==> flow/design.v <==
module EX (
    input clk,
    input rst_n,
    input en,
    input stage_ID_EX__EX_regwrite,
    input stage_ID_EX__EX_memtoreg,
    input stage_ID_EX__EX_memread,
    input stage_ID_EX__EX_memwrite,
    input stage_ID_EX__EX_alusrc,
    input [1:0] stage_ID_EX__EX_aluop,
    input stage_ID_EX__EX_regdst,
    input stage_ID_EX__EX_sys_en,
    input [31:0]stage_ID_EX__EX_rs_data,
    input [31:0]stage_ID_EX__EX_rt_data,
    input [4:0]stage_ID_EX__EX_rs_id,
    input [4:0]stage_ID_EX__EX_rt_id,
    input [4:0]stage_ID_EX__EX_rd_id,
    input [31:0]stage_ID_EX__EX_sign_ext,
    input [2:0]stage_ID_EX__EX_funct3,
    input sys__EX_done,
    output reg stage_EX_MEM__MEM_regwrite,
    output reg stage_EX_MEM__MEM_memtoreg,
    output reg stage_EX_MEM__MEM_memread,
    output reg stage_EX_MEM__MEM_memwrite,
    output reg [31:0] stage_EX_MEM__MEM_alures,
    output reg [31:0] stage_EX_MEM__MEM_store_data,
    output reg [4:0]  stage_EX_MEM__MEM_rd_id,
    output EX__HDUbr_regwrite,
    output EX__HDU_memread,
    output [4:0] EX__HDU_HDUbr_rd_id,
    output reg  EX_stall_for_sys,
    input  FU__EX_rs_wb,
    input  FU__EX_rs_mem,
    input  FU__EX_rt_wb,
    input  FU__EX_rt_mem,
    input [31:0]  WB__EX_for_help,
    input [31:0]  MEM__EX_for_help
);
localparam S0 = 0;  
localparam S1 = 1;  
wire [31:0] FMP1_out_rs;
wire [31:0] FMP1_out_rt;
wire [31:0] FMP2_out_rs;
wire [31:0] FMP2_out_rt;
wire [31:0] alu_in_rs;
wire [31:0] alu_in_rt;
reg  [31:0] alu_res;
assign FMP1_out_rs = (FU__EX_rs_wb)?WB__EX_for_help:stage_ID_EX__EX_rs_data;
assign FMP1_out_rt = (FU__EX_rt_wb)?WB__EX_for_help:stage_ID_EX__EX_rt_data;
assign FMP2_out_rs = (FU__EX_rs_mem)?MEM__EX_for_help:FMP1_out_rs;
assign FMP2_out_rt = (FU__EX_rt_mem)?MEM__EX_for_help:FMP1_out_rt;
assign alu_in_rs = FMP2_out_rs;
assign alu_in_rt = (stage_ID_EX__EX_alusrc)?stage_ID_EX__EX_sign_ext:FMP2_out_rt;
always@* begin
    case ({stage_ID_EX__EX_aluop,stage_ID_EX__EX_funct3})
        5'b00000: alu_res = alu_in_rs+alu_in_rt;
        5'b01000: alu_res = alu_in_rs+alu_in_rt;
        5'b10000: alu_res = alu_in_rs-alu_in_rt;
        5'b01001: alu_res = alu_in_rs<<alu_in_rt[4:0];
        5'b01101: alu_res = alu_in_rs>>alu_in_rt[4:0];
        5'b10101: alu_res = $signed(alu_in_rs)>>>alu_in_rt[4:0];
        5'b01100: alu_res = alu_in_rs^alu_in_rt;
        5'b01110: alu_res = alu_in_rs|alu_in_rt;
        5'b01111: alu_res = alu_in_rs&alu_in_rt;
        default: alu_res = 32'b0;   
    endcase
end
reg curr_state , next_state;
always@(posedge clk) begin
    if (!rst_n) begin
        curr_state <= 0;
    end
    else begin
        curr_state <= next_state;
    end
end
always@* begin
    next_state = curr_state;
    EX_stall_for_sys = 0;
    case(curr_state) 
        S0: begin
                if (stage_ID_EX__EX_sys_en) begin
                    next_state = S1;
                    EX_stall_for_sys = 1;
                end
        end
        S1: begin
                if(!sys__EX_done)
                    EX_stall_for_sys = 1;
                else begin
                    EX_stall_for_sys = 0;
                    next_state = S0;
                end
        end
    endcase
end
always@(posedge clk) begin
    if(!rst_n) begin
        stage_EX_MEM__MEM_regwrite <= 0;
        stage_EX_MEM__MEM_memtoreg <= 0;
        stage_EX_MEM__MEM_memread <= 0;
        stage_EX_MEM__MEM_memwrite <= 0;
        stage_EX_MEM__MEM_alures <= 0;
        stage_EX_MEM__MEM_store_data <= 0;
        stage_EX_MEM__MEM_rd_id <= 0;
    end
    else begin
        if(en) begin
            stage_EX_MEM__MEM_regwrite <= EX_stall_for_sys?0:stage_ID_EX__EX_regwrite;
            stage_EX_MEM__MEM_memtoreg <= EX_stall_for_sys?0:stage_ID_EX__EX_memtoreg;
            stage_EX_MEM__MEM_memread  <= EX_stall_for_sys?0:stage_ID_EX__EX_memread;
            stage_EX_MEM__MEM_memwrite <= EX_stall_for_sys?0:stage_ID_EX__EX_memwrite;
            stage_EX_MEM__MEM_alures   <= alu_res;
            stage_EX_MEM__MEM_store_data <= FMP2_out_rt;
            stage_EX_MEM__MEM_rd_id      <= stage_ID_EX__EX_regdst?stage_ID_EX__EX_rd_id:stage_ID_EX__EX_rt_id; 
        end
    end
end
assign EX__HDU_HDUbr_rd_id = stage_ID_EX__EX_regdst?stage_ID_EX__EX_rd_id:stage_ID_EX__EX_rt_id;
assign EX__HDU_memread = stage_ID_EX__EX_memread;
assign EX__HDUbr_regwrite = stage_ID_EX__EX_regwrite;
endmodule
## Step by step through the tools: EX

Tool output for the design above, in the order of the flow.
Lines are those of the file above, counted from 1.
Cell names lack the library's common part.
A cell with -- has no value.

- Design top: EX
- Clock input: clk
- Standard-cell library: sky130hd
- Corner: tt_025C_1v80

## Elaborated design

Yosys after proc, flatten, opt, wreduce and memory -nomap, before mapping. Enables and synchronous resets that opt folds into registers are not counted as muxes. Memory bits, and registers merged into a memory's read port (data or address), are not among the register bits. Print and check cells are not counted. Equal cells are merged and count once.

- Bits in registers: 74
- Bits of input ports: 195
- Output and inout port bits: 81
- Word-level cells: 41

- $add $sub $neg: 2
- Equality and inequality tests: 8
- Shift-type cells: 3
- Muxes and demuxes: 14
- Bitwise operators: 4
- Reductions and logical operators: 2

Operators with widths:

| kind | number |
|---|---|
| parallel mux 32 bit (select 8 bit) | 1 |
| 2-to-1 mux 32 bit | 5 |
| adder 32 bit | 1 |
| subtractor 32 bit | 1 |
| AND 32 bit | 1 |
| OR 32 bit | 1 |
| XOR 32 bit | 1 |
| left shift 32 x 5 -> 32 bit | 1 |
| right shift 32 x 5 -> 32 bit | 1 |
| >>> shifter 32 x 5 -> 32 bit | 1 |
| equality test 5 x 4 -> 1 bit (second input constant) | 6 |
| equality test 5 bit (second input constant) | 2 |
| 2-to-1 mux 1 bit | 6 |
| logical NOT 5 bit | 1 |
| 2-to-1 mux 5 bit | 1 |
| OR reduction 2 bit | 1 |
| parallel mux 1 bit (select 2 bit) | 1 |
| inverter 1 bit | 1 |

## Logic depth

Longest topological path by Yosys (ltp), each cell counted once; first at word level (registers and memories cut), then after technology mapping (sequential cells cut; the memories' decode and read muxes count).

- Depth after elaboration: 5
- ABC_AREA: 0
- Gate-level depth with buffers: 26
- Depth with buffers taken out: 20

## After synthesis

Yosys stat after the flow's synthesis: flattened, memories mapped to cells. It holds for the ABC_AREA given above (unset counts as 0); a run with the other value may have another netlist.
Totals and module areas in this step are rounded.

- Mapped cells: 1813
- Cell area after synthesis: 13000 um2
- Sequential part of the area: 1500 um2
- Mapped flip-flops: 74
- Buffer cells: 127

Cell types:

| cell type | number |
|---|---|
| mux2i_1 | 204 |
| dfxtp_1 | 74 |
| ha_1 | 97 |
| nand2_1 | 190 |
| o21ai_0 | 136 |
| a21oi_1 | 115 |
| nor2_1 | 142 |
| mux2_2 | 41 |
| xnor2_1 | 47 |
| inv_1 | 99 |
| nor2b_1 | 57 |
| o21a_1 | 37 |
| a22oi_1 | 36 |
| nand2b_1 | 36 |
| buf_6 | 19 |
| clkbuf_1 | 56 |
| o22ai_1 | 32 |
| buf_2 | 34 |

Other cell types: 68; their cells: 361.

## Timing after synthesis

Path of least setup slack by OpenSTA after synthesis, without wires, with an ideal clock, recovery checks aside; 20% of the period is set as input and as output delay. Where synthesis merged equal registers, the netlist keeps one of their names.

- Path kind: input to register
- From: input FU__EX_rt_wb
- To: register stage_EX_MEM__MEM_alures[29]
- Clock period: 5200 ps
- External input delay: 1040 ps
- Setup time: 127 ps
- Arrival: 5587 ps
- Setup slack: -514 ps
- Path delay: 4674 ps
- Stages on the path: 24
- Path buffers: 5
- Synthesis period reached: 5714 ps

"path delay" = arrival - input delay + setup time.
"stages on the path" counts driving pins, that of a launching flip-flop among them; a cell with two outputs on the path counts twice.
"synthesis period reached" = period - worst setup slack (recovery checks aside). The figure is calculated, with input and output delays left at 20% of the set period.
The rows between start and end are the longest chain of elaborated cells between them; the timing report does not say that the signal goes this way. Where chains are equally long, one stands for them.
A line is the first line of the expression or statement that the cell stems from. Yosys adds cells for indexed reads and writes and turns some case tables into memories.

- Cell sequence: buf_6 -> mux2_2 -> o221ai_4 -> buf_6 -> buf_6 -> buf_2 -> buf_2 -> ha_1 -> a41oi_1 -> nor3_2 -> o311a_1 -> o21a_2 -> a31oi_1 -> xnor2_1 -> ha_1 -> a21oi_1 -> o21ai_0 -> a211oi_1 -> nand3b_1 -> o21ai_0 -> o221ai_1 -> nor2b_1 -> mux2i_1 -> or3_1
- Cells in the longest elaborated chain: 5
- Elaborated cells between the ends (all ways): 12
- Classes of those cells: add/sub (2); shift (3); mux (4); logic (3)

RTL lines, path after synthesis:

| what | RTL line | RTL |
|---|---|---|
| from (decl) | 34 | `input  FU__EX_rt_wb,` |
| 2-to-1 mux 32 bit | 49 | `assign FMP1_out_rt = (FU__EX_rt_wb)?WB__EX_for_help:stage_ID_EX__EX_rt_data;` |
| 2-to-1 mux 32 bit | 51 | `assign FMP2_out_rt = (FU__EX_rt_mem)?MEM__EX_for_help:FMP1_out_rt;` |
| 2-to-1 mux 32 bit | 53 | `assign alu_in_rt = (stage_ID_EX__EX_alusrc)?stage_ID_EX__EX_sign_ext:FMP2_out_rt;` |
| subtractor 32 bit | 58 | `5'b10000: alu_res = alu_in_rs-alu_in_rt;` |
| parallel mux 32 bit (select 8 bit) | 55 | `case ({stage_ID_EX__EX_aluop,stage_ID_EX__EX_funct3})` |
| to (assign) | 103 | `stage_EX_MEM__MEM_alures <= 0;` |
| to (assign) | 113 | `stage_EX_MEM__MEM_alures   <= alu_res;` |
| to (decl) | 25 | `output reg [31:0] stage_EX_MEM__MEM_alures,` |

## Path in the finished layout

From the final timing report of run 1: the path of least setup slack in the routed layout; clock arrival at registers is part of the times.
The report prints the path's times to 10 ps; the period is as set.

- Path kind: input to register
- From: input FU__EX_rt_wb
- To: register stage_EX_MEM__MEM_alures[31]
- Clock period: 3290 ps
- External input delay: 660 ps
- Setup time: 100 ps
- Arrival: 4830 ps
- Setup slack: -1240 ps
- Stages on the path: 23
- Path buffers: 4

- Cell sequence: buf_12 -> buf_6 -> mux2_4 -> o211ai_1 -> buf_4 -> a41oi_4 -> nor3_2 -> o311a_1 -> o21a_4 -> nand2_4 -> a21oi_2 -> xnor2_1 -> ha_1 -> and4_4 -> nand4_1 -> nor2_1 -> buf_4 -> nand4_1 -> o211ai_1 -> a21oi_1 -> o31a_1 -> xnor2_1 -> a21o_1

RTL lines, path post-layout:

| what | RTL line | RTL |
|---|---|---|
| from (decl) | 34 | `input  FU__EX_rt_wb,` |
| to (assign) | 103 | `stage_EX_MEM__MEM_alures <= 0;` |
| to (assign) | 113 | `stage_EX_MEM__MEM_alures   <= alu_res;` |
| to (decl) | 25 | `output reg [31:0] stage_EX_MEM__MEM_alures,` |

No chain of elaborated cells between the ends is given.

Hand-over note for EX

Record of 6 stored runs of the RTL-to-layout flow on EX, platform sky130hd. The runs are unordered. Constraints: input delay and output delay 20% of the set period each, output load 0.01 pF.
"achieved clock period" is the run's clock period less its worst setup slack. It is reckoned from that one timing run; input and output delays stay at 20% of the period that was set.
"time of the worst setup path" is the time allowed to the run's worst setup path (the clock period less input and output delay, where it has them) less its slack. Clock arrival times count: a late capture clock shortens it, a late launch clock lengthens it.
"total power after layout" rests on the timing tool's default activity at the inputs, not on a simulated workload.
"time of the worst setup path" is known to 10 ps.
Results are given in rounded form.

### Run 1

Settings: `period_ns=3.29`, `CAP_MARGIN=20`, `CORE_MARGIN=2`, `CORE_UTILIZATION=40`, `SLEW_MARGIN=20`

- Standard-cell area of the final layout: 23000 um2
- Total negative slack on setup checks: -26000 ps
- Time of the worst setup path: 3870 ps
- Critical path kind: input to register
- Smallest setup slack: -1200 ps
- Full die area: 35000 um2
- Total power after layout: 7300 µW
- Cell area after synthesis: 13000 um2
- Achieved clock period: 4528 ps

### Run 2

Settings: `ABC_AREA=1`, `CAP_MARGIN=15`, `CELL_PAD_IN_SITES_DETAIL_PLACEMENT=1`, `CELL_PAD_IN_SITES_GLOBAL_PLACEMENT=1`, `CORE_MARGIN=7`, `CORE_UTILIZATION=24`, `CTS_CLUSTER_DIAMETER=24`, `CTS_CLUSTER_SIZE=98`, `GPL_TIMING_DRIVEN=0`, `MAX_ROUTING_LAYER=met4`, `MIN_ROUTING_LAYER=met2`, `SETUP_SLACK_MARGIN=1.3`, `SLEW_MARGIN=0`, `TNS_END_PERCENT=80`, `period_ns=6.33`

- Cell area after synthesis: 13000 um2
- Total negative slack on setup checks: 0 ps
- Time of the worst setup path: 3750 ps
- Critical path kind: input to register
- Achieved clock period: 5017 ps
- Smallest setup slack: 1300 ps
- Standard-cell area of the final layout: 19000 um2
- Full die area: 61000 um2
- Total power after layout: 3300 µW

### Run 3

Settings: `CAP_MARGIN=0`, `CELL_PAD_IN_SITES_DETAIL_PLACEMENT=2`, `CELL_PAD_IN_SITES_GLOBAL_PLACEMENT=1`, `CORE_MARGIN=3`, `CORE_UTILIZATION=24`, `CTS_CLUSTER_DIAMETER=358`, `CTS_CLUSTER_SIZE=56`, `GPL_TIMING_DRIVEN=0`, `MAX_ROUTING_LAYER=met5`, `SETUP_SLACK_MARGIN=1.43`, `SLEW_MARGIN=0`, `TNS_END_PERCENT=80`, `period_ns=6.33`

- Total negative slack on setup checks: 0 ps
- Smallest setup slack: 750 ps
- Total power after layout: 3400 µW
- Time of the worst setup path: 4310 ps
- Critical path kind: input to register
- Cell area after synthesis: 13000 um2
- Achieved clock period: 5577 ps
- Standard-cell area of the final layout: 19000 um2
- Full die area: 58000 um2

### Run 4

Settings: `ABC_AREA=1`, `CAP_MARGIN=15`, `CELL_PAD_IN_SITES_DETAIL_PLACEMENT=2`, `CELL_PAD_IN_SITES_GLOBAL_PLACEMENT=1`, `CORE_MARGIN=7`, `CORE_UTILIZATION=24`, `CTS_CLUSTER_DIAMETER=358`, `CTS_CLUSTER_SIZE=36`, `GPL_TIMING_DRIVEN=1`, `MAX_ROUTING_LAYER=met5`, `SETUP_SLACK_MARGIN=1.3`, `SLEW_MARGIN=0`, `TNS_END_PERCENT=80`, `period_ns=6.33`

- Cell area after synthesis: 13000 um2
- Total negative slack on setup checks: 0 ps
- Time of the worst setup path: 3750 ps
- Critical path kind: input to register
- Achieved clock period: 5016 ps
- Full die area: 61000 um2
- Total power after layout: 3000 µW
- Smallest setup slack: 1300 ps
- Standard-cell area of the final layout: 18000 um2

### Run 5

Settings: `ABC_AREA=1`, `CAP_MARGIN=15`, `CELL_PAD_IN_SITES_DETAIL_PLACEMENT=2`, `CELL_PAD_IN_SITES_GLOBAL_PLACEMENT=1`, `CORE_MARGIN=7`, `CORE_UTILIZATION=24`, `CTS_CLUSTER_DIAMETER=24`, `CTS_CLUSTER_SIZE=36`, `GPL_TIMING_DRIVEN=1`, `MAX_ROUTING_LAYER=met4`, `MIN_ROUTING_LAYER=met2`, `SETUP_SLACK_MARGIN=1.3`, `SLEW_MARGIN=0`, `TNS_END_PERCENT=80`, `period_ns=6.33`

- Time of the worst setup path: 3730 ps
- Critical path kind: input to register
- Standard-cell area of the final layout: 19000 um2
- Cell area after synthesis: 13000 um2
- Smallest setup slack: 1300 ps
- Total power after layout: 3200 µW
- Total negative slack on setup checks: 0 ps
- Achieved clock period: 4995 ps
- Full die area: 61000 um2

### Run 6

Settings: `CAP_MARGIN=15`, `CELL_PAD_IN_SITES_DETAIL_PLACEMENT=2`, `CELL_PAD_IN_SITES_GLOBAL_PLACEMENT=1`, `CORE_MARGIN=3`, `CORE_UTILIZATION=24`, `CTS_CLUSTER_DIAMETER=358`, `CTS_CLUSTER_SIZE=36`, `GPL_TIMING_DRIVEN=0`, `MAX_ROUTING_LAYER=met5`, `SETUP_SLACK_MARGIN=1.3`, `SLEW_MARGIN=0`, `TNS_END_PERCENT=80`, `period_ns=6.33`

- Total negative slack on setup checks: 0 ps
- Achieved clock period: 5563 ps
- Smallest setup slack: 770 ps
- Cell area after synthesis: 13000 um2
- Standard-cell area of the final layout: 19000 um2
- Full die area: 58000 um2
- Time of the worst setup path: 4300 ps
- Critical path kind: input to register
- Total power after layout: 3300 µW

End of note.
